==> flow/design.v <==
module JAM (
input CLK,
input RST,
output reg [2:0] W,
output reg [2:0] J,
input [6:0] Cost,
output reg [3:0] MatchCount,
output reg [9:0] MinCost,
output reg Valid );
reg [5:0]state;
reg [2:0]num[0:7];
reg [4:0]ix;
reg [9:0]tempCost;
reg [4:0]changePoint;
reg [4:0]n;
reg [4:0]max_min_pos;
reg [4:0]max_min_value;
always @(posedge CLK or posedge RST) 
begin
    if(RST)
    begin
		  W <= 0;
		  J <= 0;
		  Valid <= 0;
		  num[0] <= 0;
		  num[1] <= 1;
		  num[2] <= 2;
		  num[3] <= 3;
		  num[4] <= 4;
		  num[5] <= 5;
		  num[6] <= 6;
		  num[7] <= 7;
		  state <= 0;
		  ix <= 1;
		  tempCost <= 0;
		  MatchCount <= 0;
		  MinCost <= 1023;
		  changePoint <= 0;
		  n <= 10;
		  max_min_pos <= 0;
		  max_min_value <= 10;
    end
    else 
    begin
		case(state)
			5'd0:
			begin
				if(ix > 8)
				begin
					if(tempCost < MinCost)
					begin
						MatchCount <= 1;
						MinCost <= tempCost;
					end
					else if(tempCost == MinCost)
					begin
						MatchCount <= MatchCount + 1;
					end
					ix <= 1;
					tempCost <= 0;
					state <= 1;
				end
				else if(ix == 8)
				begin
					tempCost <= tempCost + Cost;
					ix <= ix + 1;
				end
				else
				begin
					tempCost <= tempCost + Cost;
					W <= ix;
					J <= num[ix];
					ix <= ix + 1;
				end
			end
			5'd1:
			begin
				if(num[7] > num[6])
				begin
					num[6] <= num[7];
					num[7] <= num[6];
					state <= 0;
					W <= 0;
					J <= num[0];
				end
				else if(num[6] > num[5])
				begin
					 if(num[7] > num[5] && num[7] < num[6])
					 begin
						num[7] <= num[6];
						num[5] <= num[7];
						num[6] <= num[5];
						state <= 0;
						W <= 0;
						J <= num[0];
					 end
					 else
					 begin
						num[5] <= num[6];
						num[6] <= num[7];
						num[7] <= num[5];
						state <= 0;
						W <= 0;
						J <= num[0];
					 end
				end
				else if(num[5] > num[4])
				begin
						if(num[6] < num[4] && ((num[7] < num[4]) || num[5] < num[7]) )
						begin
							num[4] <= num[5];
							num[5] <= num[7];
							num[7] <= num[4];
						end
						else if(num[6] > num[4] && num[5] > num[6] && num[7] < num[4])
						begin
							num[4] <= num[6];
							num[5] <= num[7];
							num[6] <= num[4];
							num[7] <= num[5];
						end
						else if(num[7] > num[4] && num[7] < num[6] && num[7] < num[5])
						begin
							num[4] <= num[7];
							num[5] <= num[4];
							num[7] <= num[5];
						end
						state <= 0;
						W <= 0;
						J <= num[0];
				end
				else if(num[4] > num[3])
				begin
					changePoint <= 3;
					state <= 2;
					n <= 4;
				end
				else if(num[3] > num[2])
				begin
					changePoint <= 2;
					state <= 2;
					n <= 3;
				end
				else if(num[2] > num[1])
				begin
					changePoint <= 1;
					state <= 2;
					n <= 2;
				end
				else if(num[1] > num[0])
				begin
					changePoint <= 0;
					state <= 2;
					n <= 1;
				end
				else
					state <= 4;
			end
			5'd2:
			begin
				if(n >= 8)
				begin
					num[changePoint] <= num[max_min_pos];
					num[max_min_pos] <= num[changePoint];
					state <= 3;
					max_min_value <= 10;
				end
				else
				begin
					if(num[n] > num[changePoint] && num[n] < max_min_value)
					begin
						max_min_pos <= n;
						max_min_value <= num[n];
					end
					n <= n + 1;
				end
			end
			5'd3:
			begin
				if(changePoint == 4)
				begin
					num[5] <= num[7];
					num[7] <= num[5];
				end
				else if(changePoint == 3)
				begin
					num[4] <= num[7];
					num[5] <= num[6];
					num[6] <= num[5];
					num[7] <= num[4];
				end
				else if(changePoint == 2)
				begin
					num[3] <= num[7];
					num[4] <= num[6];
					num[6] <= num[4];
					num[7] <= num[3];
				end
				else if(changePoint == 1)
				begin
					num[2] <= num[7];
					num[3] <= num[6];
					num[4] <= num[5];
					num[5] <= num[4];
					num[6] <= num[3];
					num[7] <= num[2];
				end
				else if(changePoint == 0)
				begin
					num[1] <= num[7];
					num[2] <= num[6];
					num[3] <= num[5];
					num[5] <= num[3];
					num[6] <= num[2];
					num[7] <= num[1];
				end
					state <= 0;
					W <= 0;
					J <= num[0];
			end
			5'd4:
			begin
				Valid <= 1;
			end
		endcase
    end
end
endmodule
# [Step by step through the tools: JAM]
# Tool output for the design above, in the order of the flow.
# Lines are those of the file above, counted from 1.
# Operators: Yosys type, input widths -> output width; for muxes data width and select width s.
# Cell names lack the library's common part.
# The mark n/a stands for no value.
[setup] design="JAM" clock="CLK" library="sky130hd" corner="tt_025C_1v80"

# [After elaboration]
# Yosys after proc, flatten, opt, wreduce and memory -nomap, before mapping. Print and check cells are not counted. Equal cells are merged and count once.
[bits] in_bits=9 word_cells=301 register_bits=84 out_inout_bits=21
[classes] compare=21 mux=139 reduce_and_logical=39 n_addsub=4 n_eq=74 n_logic=4
[ops] op="$mux 3" n=104
[ops] op="$pmux 3 s8" n=4
[ops] op="$mux 5" n=15
[ops] op="$pmux 3 s3" n=6
[ops] op="$eq 3x3->1 const B" n=16
[ops] op="$gt 3x3->1" n=12
[ops] op="$ne 2x2->1 const B" n=14
[ops] op="$ne 4x4->1 const B" n=7
[ops] op="$ne 3x3->1 const B" n=9
[ops] op="$eq 3x2->1 const B" n=8
[ops] op="$reduce_and 8->1" n=3
[ops] op="$pmux 6 s4" n=1
[ops] op="$ne 5x5->1 const B" n=4
[ops] op="$reduce_and 6->1" n=3
[ops] op="$pmux 3 s2" n=3
[ops] op="$lt 3x3->1" n=5
[ops] op="$reduce_and 3->1" n=5
[ops] op="$eq 3x1->1 const B" n=4
[ops] op="$logic_not 3->1" n=4
[ops] op="$eq 6x2->1 const B" n=2
[ops] op="$ne 6x6->1 const B" n=2
[ops] op="$mux 6" n=2
[ops] op="$lt 10x10->1" n=1
[ops] op="$eq 10x10->1" n=1
[ops] op="$add 10x7->10" n=1
[ops] op="$reduce_bool 2->1" n=5
[ops] op="$add 5x1->5 const B" n=2
[ops] op="$eq 5x2->1 const B" n=2
# Other operator kinds: 24; their cells: 36.

# [Logic depth]
# Yosys ltp: most cells in a row. Word level: on the elaborated netlist, between registers, memories and ports. Mapped: between sequential cells and ports; inverters and the memories' decode and read muxes count.
[depth] ltp_word=10 ABC_AREA=0 ltp_mapped=16 ltp_nobuf=15

# [Mapped cells and area]
# The flow's flattened synthesis, as Yosys stat reports it; memories are mapped. The netlist is that of the ABC_AREA named above (0 if unset); the other value can give another one.
# Totals and module areas in this step are rounded.
[synth_totals] ff_cells=79 buf_cells=49 seqArea_um2=2012 yosys_area_um2=6942 stdcells=839
[types] cell_type="dfrtp_1" n=51 area_total_um2=1.28E+03
[types] cell_type="ha_1" n=68 area_total_um2=850.816
[types] cell_type="dfstp_2" n=28 area_total_um2=735.706
[types] cell_type="o21ai_0" n=85 area_total_um2=425.408
[types] cell_type="mux2i_1" n=39 area_total_um2=390.374
[types] cell_type="nand2_1" n=93 area_total_um2=349.085
[types] cell_type="a21oi_1" n=51 area_total_um2=255.245
[types] cell_type="inv_1" n=60 area_total_um2=225.216
[types] cell_type="nor2_1" n=53 area_total_um2=198.941
[types] cell_type="mux2_2" n=16 area_total_um2=180.173
[types] cell_type="clkbuf_1" n=34 area_total_um2=127.622
[types] cell_type="a31oi_1" n=17 area_total_um2=106.352
[types] cell_type="nand3_1" n=20 area_total_um2=100.096
[types] cell_type="a21o_1" n=12 area_total_um2=90.086
[types] cell_type="a222oi_1" n=9 area_total_um2=90.086
[types] cell_type="nor2b_1" n=13 area_total_um2=81.328
[types] cell_type="a221oi_1" n=7 area_total_um2=61.309
[types] cell_type="nor3_1" n=12 area_total_um2=60.058
# Other cell types: 59; their cells: 171.

# [Timing after synthesis]
# OpenSTA on the mapped netlist: ideal clock, no wires. The path of least setup slack (recovery checks aside). Input and output delay are each 20% of the period. Register names are those of the netlist, which keeps one name where synthesis merged equal registers.
[synth_timing] path_type="register -> register" startpoint="register n[1]" endpoint="register max_min_pos[0]" path_buffers=1 arrival_ns=3.147 path_stages=15 tclk_ns=8.0 required_ns=7.872 path_slack_ns=4.726 t_first_pin_ns=0.000 setup_time_ns=0.128 delay_ns=3.275 synth_period_reached_ns=3.274
# "delay_ns" is the arrival time less input delay plus setup time.
# "path_stages": output pins that drive a net of the path, with the launching flip-flop's if there is one; two outputs of one cell count as two.
# "synth_period_reached_ns" = period - worst setup slack (recovery checks aside). The figure is calculated, with input and output delays left at 20% of the set period.
# Between the ends stands the longest chain of elaborated cells between them, by number of cells; it is not shown to be the way that was timed. Of several equally long chains one is given.
# Each line given opens the expression or statement behind the cell; cells for indexed reads and writes are added by Yosys, which also makes memories of some case tables.
# A register here has more assigning lines than the two given.
[synth_between] cell_sequence="dfstp_2 inv_1 ha_1 or2_0 buf_2 a31oi_1 nor2_1 a31oi_1 ha_1 and2_1 a211oi_2 o21ai_1 o31a_2 a2111oi_4 mux2_1" elab_chain_len=7 cells_between=19 cone_classes="compare (3); eq/ne (7); mux (5); logic (1); reduce/logical (3)"
[synth_lines] element="start, declared" line=15 text="reg [4:0]n;"
[synth_lines] element="start, assigned" line=39 text="n <= 10;"
[synth_lines] element="start, assigned" line=175 text="n <= n + 1;"
[synth_lines] element="$eq 3x3->1" line=170 text="if(num[n] > num[changePoint] && num[n] < max_min_value)"
[synth_lines] element="$pmux 3 s8" line=170
[synth_lines] element="$mux 3" line=161 text="if(n >= 8)"
[synth_lines] element="$mux 3" line=45 text="case(state)"
[synth_lines] element="$gt 3x3->1" line=170
[synth_lines] element="$logic_and 1x1->1" line=170
[synth_lines] element="$reduce_and 3->1"
[synth_lines] element="end, assigned" line=40 text="max_min_pos <= 0;"
[synth_lines] element="end, assigned" line=172 text="max_min_pos <= n;"

# [Worst path after layout]
# From the final timing report of flow run 1: the path of least setup slack in the routed layout; clock arrival at registers is part of the times.
[layout_timing] path_type="register -> register" startpoint="register n[1]" endpoint="register max_min_value[2]" required_ns=3.45 t_first_pin_ns=0.36 setup_time_ns=0.08 path_slack_ns=-0.49 path_buffers=1 arrival_ns=3.93 path_stages=15 tclk_ns=3.16
# Between the ends stands the longest chain of elaborated cells between them, by number of cells; it is not shown to be the way that was timed. Of several equally long chains one is given.
# A register here has more assigning lines than the two given.
[layout_between] cell_sequence="dfstp_2 inv_4 ha_1 a222oi_1 and3_1 a21oi_2 buf_4 ha_1 o21ai_1 a21oi_2 nand2_1 a2bb2o_1 a21oi_4 nand3_1 o21ai_2" elab_chain_len=8 cells_between=21 cone_classes="compare (3); eq/ne (7); mux (7); reduce/logical (4)"
[layout_lines] element="start, declared" line=15 text="reg [4:0]n;"
[layout_lines] element="start, assigned" line=39 text="n <= 10;"
[layout_lines] element="start, assigned" line=175 text="n <= n + 1;"
[layout_lines] element="$eq 3x3->1" line=170 text="if(num[n] > num[changePoint] && num[n] < max_min_value)"
[layout_lines] element="$pmux 3 s8" line=170
[layout_lines] element="$mux 3" line=161 text="if(n >= 8)"
[layout_lines] element="$mux 3" line=45 text="case(state)"
[layout_lines] element="$gt 3x3->1" line=170
[layout_lines] element="$logic_and 1x1->1" line=170
[layout_lines] element="$mux 5" line=170
[layout_lines] element="$mux 5" line=161
[layout_lines] element="end, assigned" line=166 text="max_min_value <= 10;"
[layout_lines] element="end, assigned" line=173 text="max_min_value <= num[n];"
[layout_lines] element="end, declared" line=17 text="reg [4:0]max_min_value;"

# 5 stored runs of JAM in the flow (synthesis by Yosys, layout by OpenROAD, sky130hd cells), in arbitrary order. Constraints: input delay and output delay 20% of the set period each, output load 0.01 pF.
# "period_reached_ns": clock period set for the run, less the worst setup slack. It is reckoned from that one timing run; input and output delays stay at 20% of the period that was set.
# "worst_setup_path_time_ns" = time allowed to the worst setup path (clock period - input delay - output delay, where it has them) - its slack; a late launch clock adds to it, a late capture clock takes from it.
# By "totalPower_uw" is meant OpenSTA's value without simulated activity: inputs other than the clock are taken to toggle once in ten clock periods, and the tool carries that through the logic.
# Measured values are rounded.
run="flow run 1" settings CAP_MARGIN=25 CELL_PAD_IN_SITES_DETAIL_PLACEMENT=2 CELL_PAD_IN_SITES_GLOBAL_PLACEMENT=1 CORE_ASPECT_RATIO=1.63 CORE_MARGIN=5 CTS_CLUSTER_DIAMETER=313 CTS_CLUSTER_SIZE=37 GPL_ROUTABILITY_DRIVEN=0 GPL_TIMING_DRIVEN=0 MIN_ROUTING_LAYER="met1" PLACE_DENSITY_LB_ADDON=0.09 SETUP_SLACK_MARGIN=0.2 SLEW_MARGIN=0 period_ns=3.16 CORE_UTILIZATION=40
run="flow run 1" results period_reached_ns=3.646 yosys.chip_area_um2=6942 fin_hold_ws_ns=0.497 fin_util_pct=51.0 worst_setup_path_time_ns=3.65 critical_path_kind="register -> register" design.die.area_um2=20170 final_setup_ws_ns=-0.486 cell_area_final_um2=8713 fin_tns_ns=-2.904 totalPower_uw=2319
run="flow run 2" settings ABC_AREA=1 CAP_MARGIN=25 CELL_PAD_IN_SITES_DETAIL_PLACEMENT=0 CELL_PAD_IN_SITES_GLOBAL_PLACEMENT=3 CORE_UTILIZATION=40 CTS_CLUSTER_SIZE=67 GPL_ROUTABILITY_DRIVEN=0 GPL_TIMING_DRIVEN=0 HOLD_SLACK_MARGIN=0.13 MIN_ROUTING_LAYER="met2" PLACE_DENSITY=0.55 SLEW_MARGIN=25 period_ns=8.0 CORE_MARGIN=2
run="flow run 2" results fin_tns_ns=0.000 worst_setup_path_time_ns=3.57 critical_path_kind="register -> register" fin_hold_ws_ns=0.469 totalPower_uw=839.9 period_reached_ns=3.571 yosys.chip_area_um2=7317 cell_area_final_um2=8198 design.die.area_um2=19390 final_setup_ws_ns=4.429 fin_util_pct=45.6
run="flow run 3" settings CORE_UTILIZATION=40 period_ns=5.66 CAP_MARGIN=20 CORE_MARGIN=2 SLEW_MARGIN=20
run="flow run 3" results worst_setup_path_time_ns=3.61 critical_path_kind="register -> register" fin_util_pct=44.6 fin_hold_ws_ns=0.478 totalPower_uw=1173 yosys.chip_area_um2=6942 fin_tns_ns=0.000 final_setup_ws_ns=2.049 period_reached_ns=3.611 design.die.area_um2=18420 cell_area_final_um2=7642
run="flow run 4" settings ABC_AREA=0 CELL_PAD_IN_SITES_DETAIL_PLACEMENT=1 CORE_ASPECT_RATIO=0.7 CORE_MARGIN=6 CORE_UTILIZATION=31 CTS_CLUSTER_SIZE=57 HOLD_SLACK_MARGIN=0.27 PLACE_DENSITY=0.83 TNS_END_PERCENT=90 period_ns=3.15 CAP_MARGIN=20 SLEW_MARGIN=20
run="flow run 4" results cell_area_final_um2=8566 totalPower_uw=2260 yosys.chip_area_um2=6942 fin_hold_ws_ns=0.473 worst_setup_path_time_ns=3.40 critical_path_kind="register -> register" final_setup_ws_ns=-0.250 period_reached_ns=3.400 fin_util_pct=39.3 design.die.area_um2=26190 fin_tns_ns=-0.955
run="flow run 5" settings CORE_UTILIZATION=40 SETUP_SLACK_MARGIN=0.32 period_ns=3.72 CAP_MARGIN=20 CORE_MARGIN=2 SLEW_MARGIN=20
run="flow run 5" results cell_area_final_um2=7914 fin_util_pct=46.2 yosys.chip_area_um2=6942 final_setup_ws_ns=0.432 design.die.area_um2=18420 fin_hold_ws_ns=0.461 totalPower_uw=1865 worst_setup_path_time_ns=3.29 critical_path_kind="register -> register" period_reached_ns=3.288 fin_tns_ns=0.000
